==> flow/design.v <==
module project_euler_17(
  input clk,
  input reset,
  output reg [3:0] ones_digit,
  output reg [3:0] tens_digit,
  output reg [3:0] hundreds_digit,
  output reg [15:0] letter_count,
  output reg done
);
  integer next_ones_digit;
  integer next_tens_digit;
  integer next_hundreds_digit;
  integer letters;
  always @(posedge clk or posedge reset)
  begin
    if (reset) begin
      ones_digit <= 0;
      tens_digit <= 0;
      hundreds_digit <= 0;
      letter_count <= 0;
      done <= 0;
    end
    else if (!done) begin
      next_ones_digit = 0;
      next_tens_digit = 0;
      next_hundreds_digit = 0;
      letters = 0;
      next_tens_digit[3:0] = tens_digit;
      next_hundreds_digit[3:0] = hundreds_digit;
      if (ones_digit == 9) begin
        next_ones_digit = 0;
        if (tens_digit == 9) begin
          next_tens_digit = 0;
          if (hundreds_digit == 9) begin
            next_hundreds_digit = 0;
            letters += 11;  
            done <= 1;
          end
          else
            next_hundreds_digit[3:0] = hundreds_digit + 1;
        end
        else
          next_tens_digit[3:0] = tens_digit + 1;
      end
      else
        next_ones_digit[3:0] = ones_digit + 1;
      if (next_tens_digit != 1) begin
        case (next_ones_digit)
          1: letters += 3;  
          2: letters += 3;  
          3: letters += 5;  
          4: letters += 4;  
          5: letters += 4;  
          6: letters += 3;  
          7: letters += 5;  
          8: letters += 5;  
          9: letters += 4;  
        endcase
        case (next_tens_digit)
          2: letters += 6;  
          3: letters += 6;  
          4: letters += 5;  
          5: letters += 5;  
          6: letters += 5;  
          7: letters += 7;  
          8: letters += 6;  
          9: letters += 6;  
        endcase
      end
      else begin
        case (next_ones_digit)
          0: letters += 3;  
          1: letters += 6;  
          2: letters += 6;  
          3: letters += 8;  
          4: letters += 8;  
          5: letters += 7;  
          6: letters += 7;  
          7: letters += 9;  
          8: letters += 8;  
          9: letters += 8;  
        endcase
      end
      case (next_hundreds_digit)
        1: letters += 10;  
        2: letters += 10;  
        3: letters += 12;  
        4: letters += 11;  
        5: letters += 11;  
        6: letters += 10;  
        7: letters += 12;  
        8: letters += 12;  
        9: letters += 11;  
      endcase
      if (next_hundreds_digit > 0 && ((next_ones_digit > 0) || (next_tens_digit > 0)))
        letters += 3;  
      ones_digit <= next_ones_digit[3:0];
      tens_digit <= next_tens_digit[3:0];
      hundreds_digit <= next_hundreds_digit[3:0];
      letter_count <= letter_count + letters[15:0];
    end
  end
endmodule
Appendix: tool output

* Tool chain data of project_euler_17
Each step is given for the RTL above and for the edited RTL.
Lines under "before" count in the file above, lines under "after" in the edited file.
"difference" is "after" less "before", of the values as shown; "rel. change" is that difference over "before", in percent.
Not given: --
- Top module :: project_euler_17
- Clock port :: clk
- Cell library :: sky130hd
- Library corner :: tt_025C_1v80

* Diff
Unified diff, file above to edited file.
The edit is scripted: it alters the design's behaviour and was not made to optimise anything.
#+begin_src diff
@@ -98,5 +98,5 @@
       tens_digit <= next_tens_digit[3:0];
       hundreds_digit <= next_hundreds_digit[3:0];
-      letter_count <= letter_count + letters[15:0];
+      letter_count <= letter_count * letters[15:0];
     end
   end
#+end_src

* Word level
Yosys after proc, flatten, opt, wreduce and memory -nomap, before mapping. Memory bits, and registers merged into a memory's read port (data or address), are not among the register bits. Print and check cells are not counted. Equal cells are merged and count once.
** Operators by class
- multiply operators :: before 0, after 1, difference +1
- equality and inequality tests :: before 30, after 30, difference 0, rel. change 0.00%
- bitwise logic cells :: before 0, after 0, difference 0
- reductions and logical operators :: before 14, after 14, difference 0, rel. change 0.00%
- $lt $le $gt $ge :: before 3, after 3, difference 0, rel. change 0.00%
- divide/modulo/power cells :: before 0, after 0, difference 0
- $add $sub $neg :: before 18, after 17, difference -1, rel. change -5.56%
- shift-type cells :: before 0, after 0, difference 0
- multiplexer cells :: before 29, after 29, difference 0, rel. change 0.00%
** Operators with widths
- adder 16 bit :: before 1, after 0, difference -1, rel. change -100.00%
- multiplier 16 x 16 -> 16 bit :: before 0, after 1, difference +1
- == test 32 x 3 -> 1 bit with constant B :: before 12, after 12, difference 0, rel. change 0.00%
- 2-to-1 mux 4 bit :: before 10, after 10, difference 0, rel. change 0.00%
- 2-to-1 mux 16 bit :: before 8, after 8, difference 0, rel. change 0.00%
- adder 16 x 4 -> 16 bit with constant B :: before 7, after 7, difference 0, rel. change 0.00%
- OR reduction 3 bit :: before 7, after 7, difference 0, rel. change 0.00%
- == test 32 x 2 -> 1 bit with constant B :: before 6, after 6, difference 0, rel. change 0.00%
- == test 32 x 4 -> 1 bit with constant B :: before 6, after 6, difference 0, rel. change 0.00%
- adder 16 x 5 -> 16 bit with constant B :: before 5, after 5, difference 0, rel. change 0.00%
- 2-to-1 mux 1 bit :: before 4, after 4, difference 0, rel. change 0.00%
- adder 4 x 1 -> 4 bit with constant B :: before 3, after 3, difference 0, rel. change 0.00%
- == test 4 bit with constant B :: before 3, after 3, difference 0, rel. change 0.00%
- > comparator 32 x 1 -> 1 bit with constant B :: before 3, after 3, difference 0, rel. change 0.00%
- case mux 16 bit (select 3 bit) :: before 3, after 3, difference 0, rel. change 0.00%
- adder 16 x 3 -> 16 bit with constant B :: before 2, after 2, difference 0, rel. change 0.00%
- == test 32 x 1 -> 1 bit with constant B :: before 2, after 2, difference 0, rel. change 0.00%
- 2-to-1 mux 32 bit :: before 2, after 2, difference 0, rel. change 0.00%
- OR reduction 2 bit :: before 2, after 2, difference 0, rel. change 0.00%
- OR reduction 4 bit :: before 2, after 2, difference 0, rel. change 0.00%
- logical AND 1 bit :: before 1, after 1, difference 0, rel. change 0.00%
- zero test 32 bit :: before 1, after 1, difference 0, rel. change 0.00%
- logical OR 1 bit :: before 1, after 1, difference 0, rel. change 0.00%
- 2-to-1 mux 28 bit :: before 1, after 1, difference 0, rel. change 0.00%
- != test 32 x 2 -> 1 bit with constant B :: before 1, after 1, difference 0, rel. change 0.00%
- case mux 16 bit (select 5 bit) :: before 1, after 1, difference 0, rel. change 0.00%
** Storage and ports
- bits in latches :: before 0, after 0, difference 0
- input bits :: before 2, after 2, difference 0, rel. change 0.00%
- register bits :: before 29, after 29, difference 0, rel. change 0.00%
- word width x clocked read ports :: before 0, after 0, difference 0
- memories kept :: before 0, after 0, difference 0
- bits in writable memories :: before 0, after 0, difference 0
- output and inout bits :: before 29, after 29, difference 0, rel. change 0.00%
- cells after elaboration :: before 99, after 99, difference 0, rel. change 0.00%
- ROM bits :: before 0, after 0, difference 0

* Logic depth
Longest topological path by Yosys (ltp), each cell counted once; first at word level (registers and memories cut), then after technology mapping (sequential cells cut; the memories' decode and read muxes count).
** Depth
- word-level depth :: before 20, after 20, difference 0, rel. change 0.00%
- ABC_AREA :: before 0, after 0
- mapped depth :: before 29, after 47, difference +18, rel. change +62.07%
- gate-level depth less buffers :: before 27, after 44, difference +17, rel. change +62.96%

* Netlist
The flow's flattened synthesis, as Yosys stat reports it; memories are mapped. The netlist is that of the ABC_AREA named above (0 if unset); the other value can give another one.
** Mapped netlist
- mapped flip-flops :: before 29, after 29, difference 0, rel. change 0.00%
- standard cells after synthesis :: before 362, after 693, difference +331, rel. change +91.44%
- buffers :: before 23, after 30, difference +7, rel. change +30.43%
- area of sequential cells (sq um) :: before 725.7, after 725.7, difference 0.0, rel. change 0.00%
- mapped area (sq um) :: before 2909.0, after 5773.0, difference +2864.0, rel. change +98.45%
** Cells by type
- sky130_fd_sc_hd__inv_1 :: before 23, after 122, difference +99, rel. change +430.43%
- sky130_fd_sc_hd__fa_1 :: before 2, after 59, difference +57, rel. change +2850.00%
- sky130_fd_sc_hd__nand2_1 :: before 32, after 79, difference +47, rel. change +146.88%
- sky130_fd_sc_hd__ha_1 :: before 17, after 59, difference +42, rel. change +247.06%
- sky130_fd_sc_hd__and2_1 :: before 3, after 40, difference +37, rel. change +1233.33%
- sky130_fd_sc_hd__nor2_1 :: before 27, after 38, difference +11, rel. change +40.74%
- sky130_fd_sc_hd__clkbuf_1 :: before 10, after 20, difference +10, rel. change +100.00%
- sky130_fd_sc_hd__xnor2_1 :: before 16, after 22, difference +6, rel. change +37.50%
- sky130_fd_sc_hd__nand4_1 :: before 8, after 2, difference -6, rel. change -75.00%
- sky130_fd_sc_hd__a21oi_1 :: before 17, after 22, difference +5, rel. change +29.41%
- sky130_fd_sc_hd__and3_1 :: before 6, after 1, difference -5, rel. change -83.33%
- sky130_fd_sc_hd__mux2_2 :: before 3, after 8, difference +5, rel. change +166.67%
- sky130_fd_sc_hd__xor2_1 :: before 13, after 9, difference -4, rel. change -30.77%
- sky130_fd_sc_hd__nor3b_1 :: before 6, after 2, difference -4, rel. change -66.67%
- sky130_fd_sc_hd__a31oi_1 :: before 2, after 6, difference +4, rel. change +200.00%
- sky130_fd_sc_hd__o21a_1 :: before 2, after 6, difference +4, rel. change +200.00%
- sky130_fd_sc_hd__o211a_1 :: before 1, after 5, difference +4, rel. change +400.00%
- sky130_fd_sc_hd__o21ai_1 :: before 0, after 4, difference +4
The list need not be complete.

* Worst setup path after synthesis
Source: OpenSTA report_checks on the synthesized netlist (no wires, ideal clock, input and output delay 20% of the period each), path of least setup slack; recovery checks are left aside. Register names are those of the netlist, which keeps one name where synthesis merged equal registers.
** Timing after synthesis
- path type :: before register -> register, after register -> register
- from :: before register ones_digit[1], after register ones_digit[1]
- to :: before register letter_count[11], after register letter_count[15]
- clock period (ns) :: before 10.0, after 10.0, difference 0.0, rel. change 0.00%
- driving pins on the path :: before 30, after 47, difference +17, rel. change +56.67%
- data required time (ns) :: before 9.867, after 9.875, difference +0.008, rel. change +0.08%
- data arrival time (ns) :: before 5.738, after 10.035, difference +4.297, rel. change +74.89%
- time at the first pin (ns) :: before 0.000, after 0.000, difference 0.000
- path buffers :: before 2, after 2, difference 0, rel. change 0.00%
- path slack (ns) :: before 4.129, after -0.160, difference -4.289
- path delay (ns) :: before 5.871, after 10.160, difference +4.289, rel. change +73.05%
- library setup time (ns) :: before 0.133, after 0.125, difference -0.008
- period reached after synthesis (ns) :: before 5.871, after 10.16, difference +4.289, rel. change +73.05%
"path delay" is the arrival time less input delay plus setup time.
"driving pins on the path" counts driving pins, that of a launching flip-flop among them; a cell with two outputs on the path counts twice.
"period reached after synthesis" = period - worst setup slack (recovery checks aside). The figure is calculated, with input and output delays left at 20% of the set period.
The rows between start and end are the longest chain of elaborated cells between them; the timing report does not say that the signal goes this way. Where chains are equally long, one stands for them.
A line is the first line of the expression or statement that the cell stems from. Yosys adds cells for indexed reads and writes and turns some case tables into memories.
Between the ends, after synthesis, before:
- Path through :: sky130_fd_sc_hd__dfrtp_1 > sky130_fd_sc_hd__buf_6 > sky130_fd_sc_hd__nand4bb_1 > sky130_fd_sc_hd__buf_4 > sky130_fd_sc_hd__nor4_2 > sky130_fd_sc_hd__nor2_1 > sky130_fd_sc_hd__nor3_1 > sky130_fd_sc_hd__fa_1 > sky130_fd_sc_hd__nand2_1 > sky130_fd_sc_hd__a211o_1 > sky130_fd_sc_hd__o22ai_1 > sky130_fd_sc_hd__nor2_1 > sky130_fd_sc_hd__a31o_2 > sky130_fd_sc_hd__inv_1 > sky130_fd_sc_hd__ha_1 > sky130_fd_sc_hd__nor2_1 > sky130_fd_sc_hd__nor3_1 > sky130_fd_sc_hd__o31ai_1 > sky130_fd_sc_hd__o41a_1 > sky130_fd_sc_hd__o221a_2 > sky130_fd_sc_hd__a311o_1 > sky130_fd_sc_hd__xor2_1 > sky130_fd_sc_hd__ha_1 > sky130_fd_sc_hd__inv_1 > sky130_fd_sc_hd__o21bai_1 > sky130_fd_sc_hd__a21oi_1 > sky130_fd_sc_hd__o21bai_1 > sky130_fd_sc_hd__a211oi_1 > sky130_fd_sc_hd__nor3b_1 > sky130_fd_sc_hd__xor2_1
- Length of the longest elaborated chain :: 19
- Elaborated cells between the ends (all ways) :: 80
- Those cells by class :: add/sub (16); compare (3); eq/ne (28); mux (19); reduce/logical (14)
** RTL lines, path after synthesis, before
- start: declaration :: RTL line 4 : output reg [3:0] ones_digit,
- start: assignment :: RTL line 17 : ones_digit <= 0;
- start: assignment :: RTL line 97 : ones_digit <= next_ones_digit[3:0];
- adder 4 x 1 -> 4 bit :: RTL line 46 : next_ones_digit[3:0] = ones_digit + 1;
- 2-to-1 mux 4 bit :: RTL line 30 : if (ones_digit == 9) begin
- 2-to-1 mux 4 bit :: RTL line 23 : else if (!done) begin
- == test 32 x 4 -> 1 bit :: RTL line 48 : case (next_ones_digit)
- OR reduction 3 bit
- case mux 16 bit (select 3 bit) :: RTL line 48
- 2-to-1 mux 16 bit :: RTL line 47 : if (next_tens_digit != 1) begin
- [... 5 more ...]
- adder 16 x 5 -> 16 bit :: RTL line 93 : 9: letters += 11;
- case mux 16 bit (select 3 bit) :: RTL line 84 : case (next_hundreds_digit)
- 2-to-1 mux 16 bit :: RTL line 23
- adder 16 x 3 -> 16 bit :: RTL line 96 : letters += 3;
- 2-to-1 mux 16 bit :: RTL line 95 : if (next_hundreds_digit > 0 && ((next_ones_digit > 0) || (next_tens_digit > 0)))
- 2-to-1 mux 16 bit :: RTL line 23
- adder 16 bit :: RTL line 100 : letter_count <= letter_count + letters[15:0];
- end: assignment :: RTL line 20 : letter_count <= 0;
- end: assignment :: RTL line 100
- end: declaration :: RTL line 7 : output reg [15:0] letter_count,
Between the ends, after synthesis, after:
- Path through :: sky130_fd_sc_hd__dfrtp_1 > sky130_fd_sc_hd__inv_1 > sky130_fd_sc_hd__ha_1 > sky130_fd_sc_hd__or3_1 > sky130_fd_sc_hd__o211a_1 > sky130_fd_sc_hd__or3_1 > sky130_fd_sc_hd__buf_2 > sky130_fd_sc_hd__nand2_1 > sky130_fd_sc_hd__xnor2_1 > sky130_fd_sc_hd__fa_1 > sky130_fd_sc_hd__nand2b_1 > sky130_fd_sc_hd__mux2i_1 > sky130_fd_sc_hd__a21oi_1 > sky130_fd_sc_hd__o21a_1 > sky130_fd_sc_hd__o221ai_2 > sky130_fd_sc_hd__o41ai_2 > sky130_fd_sc_hd__ha_1 > sky130_fd_sc_hd__nor2_1 > [... 11 more ...] > sky130_fd_sc_hd__inv_1 > sky130_fd_sc_hd__ha_1 > sky130_fd_sc_hd__fa_1 > sky130_fd_sc_hd__inv_1 > sky130_fd_sc_hd__fa_1 > sky130_fd_sc_hd__fa_1 > sky130_fd_sc_hd__inv_1 > sky130_fd_sc_hd__ha_1 > sky130_fd_sc_hd__nor3_1 > sky130_fd_sc_hd__nor2_1 > sky130_fd_sc_hd__a31oi_1 > sky130_fd_sc_hd__o21bai_1 > sky130_fd_sc_hd__a21oi_1 > sky130_fd_sc_hd__o21bai_1 > sky130_fd_sc_hd__a21oi_1 > sky130_fd_sc_hd__xnor3_1 > sky130_fd_sc_hd__xnor3_1 > sky130_fd_sc_hd__mux2_2
- Length of the longest elaborated chain :: 19
- Elaborated cells between the ends (all ways) :: 80
- Those cells by class :: add/sub (15); mul (1); compare (3); eq/ne (28); mux (19); reduce/logical (14)
** RTL lines, path after synthesis, after
- start: declaration :: RTL line 4 : output reg [3:0] ones_digit,
- start: assignment :: RTL line 17 : ones_digit <= 0;
- start: assignment :: RTL line 97 : ones_digit <= next_ones_digit[3:0];
- adder 4 x 1 -> 4 bit :: RTL line 46 : next_ones_digit[3:0] = ones_digit + 1;
- 2-to-1 mux 4 bit :: RTL line 30 : if (ones_digit == 9) begin
- 2-to-1 mux 4 bit :: RTL line 23 : else if (!done) begin
- == test 32 x 4 -> 1 bit :: RTL line 48 : case (next_ones_digit)
- OR reduction 3 bit
- case mux 16 bit (select 3 bit) :: RTL line 48
- 2-to-1 mux 16 bit :: RTL line 47 : if (next_tens_digit != 1) begin
- [... 5 more ...]
- adder 16 x 5 -> 16 bit :: RTL line 93 : 9: letters += 11;
- case mux 16 bit (select 3 bit) :: RTL line 84 : case (next_hundreds_digit)
- 2-to-1 mux 16 bit :: RTL line 23
- adder 16 x 3 -> 16 bit :: RTL line 96 : letters += 3;
- 2-to-1 mux 16 bit :: RTL line 95 : if (next_hundreds_digit > 0 && ((next_ones_digit > 0) || (next_tens_digit > 0)))
- 2-to-1 mux 16 bit :: RTL line 23
- multiplier 16 x 16 -> 16 bit :: RTL line 100 : letter_count <= letter_count * letters[15:0];
- end: assignment :: RTL line 20 : letter_count <= 0;
- end: assignment :: RTL line 100
- end: declaration :: RTL line 7 : output reg [15:0] letter_count,

* Path in the finished layout
Path of least setup slack in the final report of the runs of set A (OpenROAD, finished layout, wires in). Where an end is a register, its clock arrival counts in the times.
** Timing after layout
- path type :: before register -> register, after register -> register
- from :: before register ones_digit[2], after register ones_digit[0]
- to :: before register letter_count[10], after register letter_count[15]
- data arrival time (ns) :: before 6.51, after 9.65, difference +3.14, rel. change +48.23%
- path buffers :: before 0, after 1, difference +1
- time at the first pin (ns) :: before 0.28, after 0.28, difference 0.00, rel. change 0.00%
- clock period (ns) :: before 6.98, after 6.98, difference 0.00, rel. change 0.00%
- data required time (ns) :: before 7.19, after 7.14, difference -0.05, rel. change -0.70%
- driving pins on the path :: before 28, after 45, difference +17, rel. change +60.71%
- path slack (ns) :: before 0.68, after -2.51, difference -3.19
- library setup time (ns) :: before 0.07, after 0.11, difference +0.04
The rows between start and end are the longest chain of elaborated cells between them; the timing report does not say that the signal goes this way. Where chains are equally long, one stands for them.
Between the ends, after layout, before:
- Path through :: sky130_fd_sc_hd__dfrtp_1 > sky130_fd_sc_hd__nand4bb_1 > sky130_fd_sc_hd__nor4_2 > sky130_fd_sc_hd__nor2_1 > sky130_fd_sc_hd__nor3_1 > sky130_fd_sc_hd__fa_1 > sky130_fd_sc_hd__nand2_1 > sky130_fd_sc_hd__a211o_1 > sky130_fd_sc_hd__o22ai_1 > sky130_fd_sc_hd__nor2_1 > sky130_fd_sc_hd__a31o_2 > sky130_fd_sc_hd__inv_1 > sky130_fd_sc_hd__ha_1 > sky130_fd_sc_hd__nor2_1 > sky130_fd_sc_hd__nor3_1 > sky130_fd_sc_hd__o31ai_1 > sky130_fd_sc_hd__o41a_1 > sky130_fd_sc_hd__o221a_2 > sky130_fd_sc_hd__a311o_1 > sky130_fd_sc_hd__xor2_1 > sky130_fd_sc_hd__ha_1 > sky130_fd_sc_hd__a21oi_1 > sky130_fd_sc_hd__o21bai_1 > sky130_fd_sc_hd__a21oi_1 > sky130_fd_sc_hd__o21bai_1 > sky130_fd_sc_hd__a21oi_1 > sky130_fd_sc_hd__nand3b_1 > sky130_fd_sc_hd__xnor2_1
- Length of the longest elaborated chain :: 19
- Elaborated cells between the ends (all ways) :: 80
- Those cells by class :: add/sub (16); compare (3); eq/ne (28); mux (19); reduce/logical (14)
** RTL lines, path after layout, before
- start: declaration :: RTL line 4 : output reg [3:0] ones_digit,
- start: assignment :: RTL line 17 : ones_digit <= 0;
- start: assignment :: RTL line 97 : ones_digit <= next_ones_digit[3:0];
- adder 4 x 1 -> 4 bit :: RTL line 46 : next_ones_digit[3:0] = ones_digit + 1;
- 2-to-1 mux 4 bit :: RTL line 30 : if (ones_digit == 9) begin
- 2-to-1 mux 4 bit :: RTL line 23 : else if (!done) begin
- == test 32 x 4 -> 1 bit :: RTL line 48 : case (next_ones_digit)
- OR reduction 3 bit
- case mux 16 bit (select 3 bit) :: RTL line 48
- 2-to-1 mux 16 bit :: RTL line 47 : if (next_tens_digit != 1) begin
- [... 5 more ...]
- adder 16 x 5 -> 16 bit :: RTL line 93 : 9: letters += 11;
- case mux 16 bit (select 3 bit) :: RTL line 84 : case (next_hundreds_digit)
- 2-to-1 mux 16 bit :: RTL line 23
- adder 16 x 3 -> 16 bit :: RTL line 96 : letters += 3;
- 2-to-1 mux 16 bit :: RTL line 95 : if (next_hundreds_digit > 0 && ((next_ones_digit > 0) || (next_tens_digit > 0)))
- 2-to-1 mux 16 bit :: RTL line 23
- adder 16 bit :: RTL line 100 : letter_count <= letter_count + letters[15:0];
- end: assignment :: RTL line 20 : letter_count <= 0;
- end: assignment :: RTL line 100
- end: declaration :: RTL line 7 : output reg [15:0] letter_count,
Between the ends, after layout, after:
- Path through :: sky130_fd_sc_hd__dfrtp_2 > sky130_fd_sc_hd__ha_4 > sky130_fd_sc_hd__or3_1 > sky130_fd_sc_hd__o211a_1 > sky130_fd_sc_hd__or3_4 > sky130_fd_sc_hd__nand2_4 > sky130_fd_sc_hd__xnor2_2 > sky130_fd_sc_hd__fa_1 > sky130_fd_sc_hd__nand2b_1 > sky130_fd_sc_hd__mux2i_1 > sky130_fd_sc_hd__a21oi_1 > sky130_fd_sc_hd__o21a_1 > sky130_fd_sc_hd__o221ai_2 > sky130_fd_sc_hd__o41ai_4 > sky130_fd_sc_hd__ha_1 > sky130_fd_sc_hd__nor2_2 > sky130_fd_sc_hd__nor2_1 > sky130_fd_sc_hd__ha_2 > [... 9 more ...] > sky130_fd_sc_hd__inv_1 > sky130_fd_sc_hd__ha_2 > sky130_fd_sc_hd__fa_1 > sky130_fd_sc_hd__fa_1 > sky130_fd_sc_hd__inv_2 > sky130_fd_sc_hd__fa_1 > sky130_fd_sc_hd__inv_2 > sky130_fd_sc_hd__ha_4 > sky130_fd_sc_hd__nor3_2 > sky130_fd_sc_hd__nor2_2 > sky130_fd_sc_hd__a31oi_4 > sky130_fd_sc_hd__o21bai_1 > sky130_fd_sc_hd__a21oi_2 > sky130_fd_sc_hd__o21bai_1 > sky130_fd_sc_hd__a21oi_2 > sky130_fd_sc_hd__xnor3_1 > sky130_fd_sc_hd__xnor3_1 > sky130_fd_sc_hd__mux2_4
- Length of the longest elaborated chain :: 19
- Elaborated cells between the ends (all ways) :: 80
- Those cells by class :: add/sub (15); mul (1); compare (3); eq/ne (28); mux (19); reduce/logical (14)
** RTL lines, path after layout, after
- start: declaration :: RTL line 4 : output reg [3:0] ones_digit,
- start: assignment :: RTL line 17 : ones_digit <= 0;
- start: assignment :: RTL line 97 : ones_digit <= next_ones_digit[3:0];
- adder 4 x 1 -> 4 bit :: RTL line 46 : next_ones_digit[3:0] = ones_digit + 1;
- 2-to-1 mux 4 bit :: RTL line 30 : if (ones_digit == 9) begin
- 2-to-1 mux 4 bit :: RTL line 23 : else if (!done) begin
- == test 32 x 4 -> 1 bit :: RTL line 48 : case (next_ones_digit)
- OR reduction 3 bit
- case mux 16 bit (select 3 bit) :: RTL line 48
- 2-to-1 mux 16 bit :: RTL line 47 : if (next_tens_digit != 1) begin
- [... 5 more ...]
- adder 16 x 5 -> 16 bit :: RTL line 93 : 9: letters += 11;
- case mux 16 bit (select 3 bit) :: RTL line 84 : case (next_hundreds_digit)
- 2-to-1 mux 16 bit :: RTL line 23
- adder 16 x 3 -> 16 bit :: RTL line 96 : letters += 3;
- 2-to-1 mux 16 bit :: RTL line 95 : if (next_hundreds_digit > 0 && ((next_ones_digit > 0) || (next_tens_digit > 0)))
- 2-to-1 mux 16 bit :: RTL line 23
- multiplier 16 x 16 -> 16 bit :: RTL line 100 : letter_count <= letter_count * letters[15:0];
- end: assignment :: RTL line 20 : letter_count <= 0;
- end: assignment :: RTL line 100
- end: declaration :: RTL line 7 : output reg [15:0] letter_count,

* Flow runs
Both versions went through the flow (Yosys, OpenROAD) with the same settings in each pair. Constraints: input delay and output delay 20% of the set period each, output load 0.01 pF.
Flow settings, set A:
- period_ns :: 6.98
- CAP_MARGIN :: 20
- CORE_MARGIN :: 2
- CORE_UTILIZATION :: 40
- SLEW_MARGIN :: 20
** Measured results, set A
- netlist area reported by Yosys (sq um) :: before 2909.0, after 5773.0, difference +2864.0, rel. change +98.45%
- total power of the final layout (mW) :: before 0.5424, after 2.846, difference +2.3036, rel. change +424.71%
- total negative setup slack (ns) :: before 0.000, after -17.465, difference -17.465
- standard-cell area of the final layout (sq um) :: before 3424.5, after 8549.5, difference +5125.0, rel. change +149.66%
- area of the die (sq um) :: before 7970.9, after 15409.5, difference +7438.6, rel. change +93.32%
- setup slack of the worst path (ns) :: before 0.681, after -2.512, difference -3.193
- period achieved (ns) :: before 6.299, after 9.492, difference +3.193, rel. change +50.69%
- final design utilization (%) :: before 48.0, after 61.1, difference +13.1
- worst-case hold slack (ns) :: before 0.488, after 0.598, difference +0.110
Flow settings, set B:
- CELL_PAD_IN_SITES_DETAIL_PLACEMENT :: 1
- CORE_ASPECT_RATIO :: 1.67
- CORE_UTILIZATION :: 48
- GPL_ROUTABILITY_DRIVEN :: 1
- HOLD_SLACK_MARGIN :: 0.07
- MAX_ROUTING_LAYER :: met5
- PLACE_DENSITY_LB_ADDON :: 0.05
- SETUP_SLACK_MARGIN :: 1.73
- SLEW_MARGIN :: 0
- period_ns :: 9.58
- CAP_MARGIN :: 20
- CORE_MARGIN :: 2
** Measured results, set B
- netlist area reported by Yosys (sq um) :: before 2909.0, after 5773.0, difference +2864.0, rel. change +98.45%
- total power of the final layout (mW) :: before 0.4213, after 2.490, difference +2.0687, rel. change +491.03%
- total negative setup slack (ns) :: before 0.000, after -2.598, difference -2.598
- standard-cell area of the final layout (sq um) :: before 3368.2, after 7787.5, difference +4419.3, rel. change +131.21%
- area of the die (sq um) :: before 6719.5, after 12949.4, difference +6229.9, rel. change +92.71%
- setup slack of the worst path (ns) :: before 2.516, after -1.069, difference -3.585
- period achieved (ns) :: before 7.064, after 10.649, difference +3.585, rel. change +50.75%
- final design utilization (%) :: before 57.5, after 66.7, difference +9.2
- worst-case hold slack (ns) :: before 0.490, after 0.661, difference +0.171
"period achieved": clock period set for the run, less the worst setup slack. It is reckoned from that one timing run; input and output delays stay at 20% of the period that was set.
"total power of the final layout": no workload was simulated; the value follows from the tool's default switching activity.
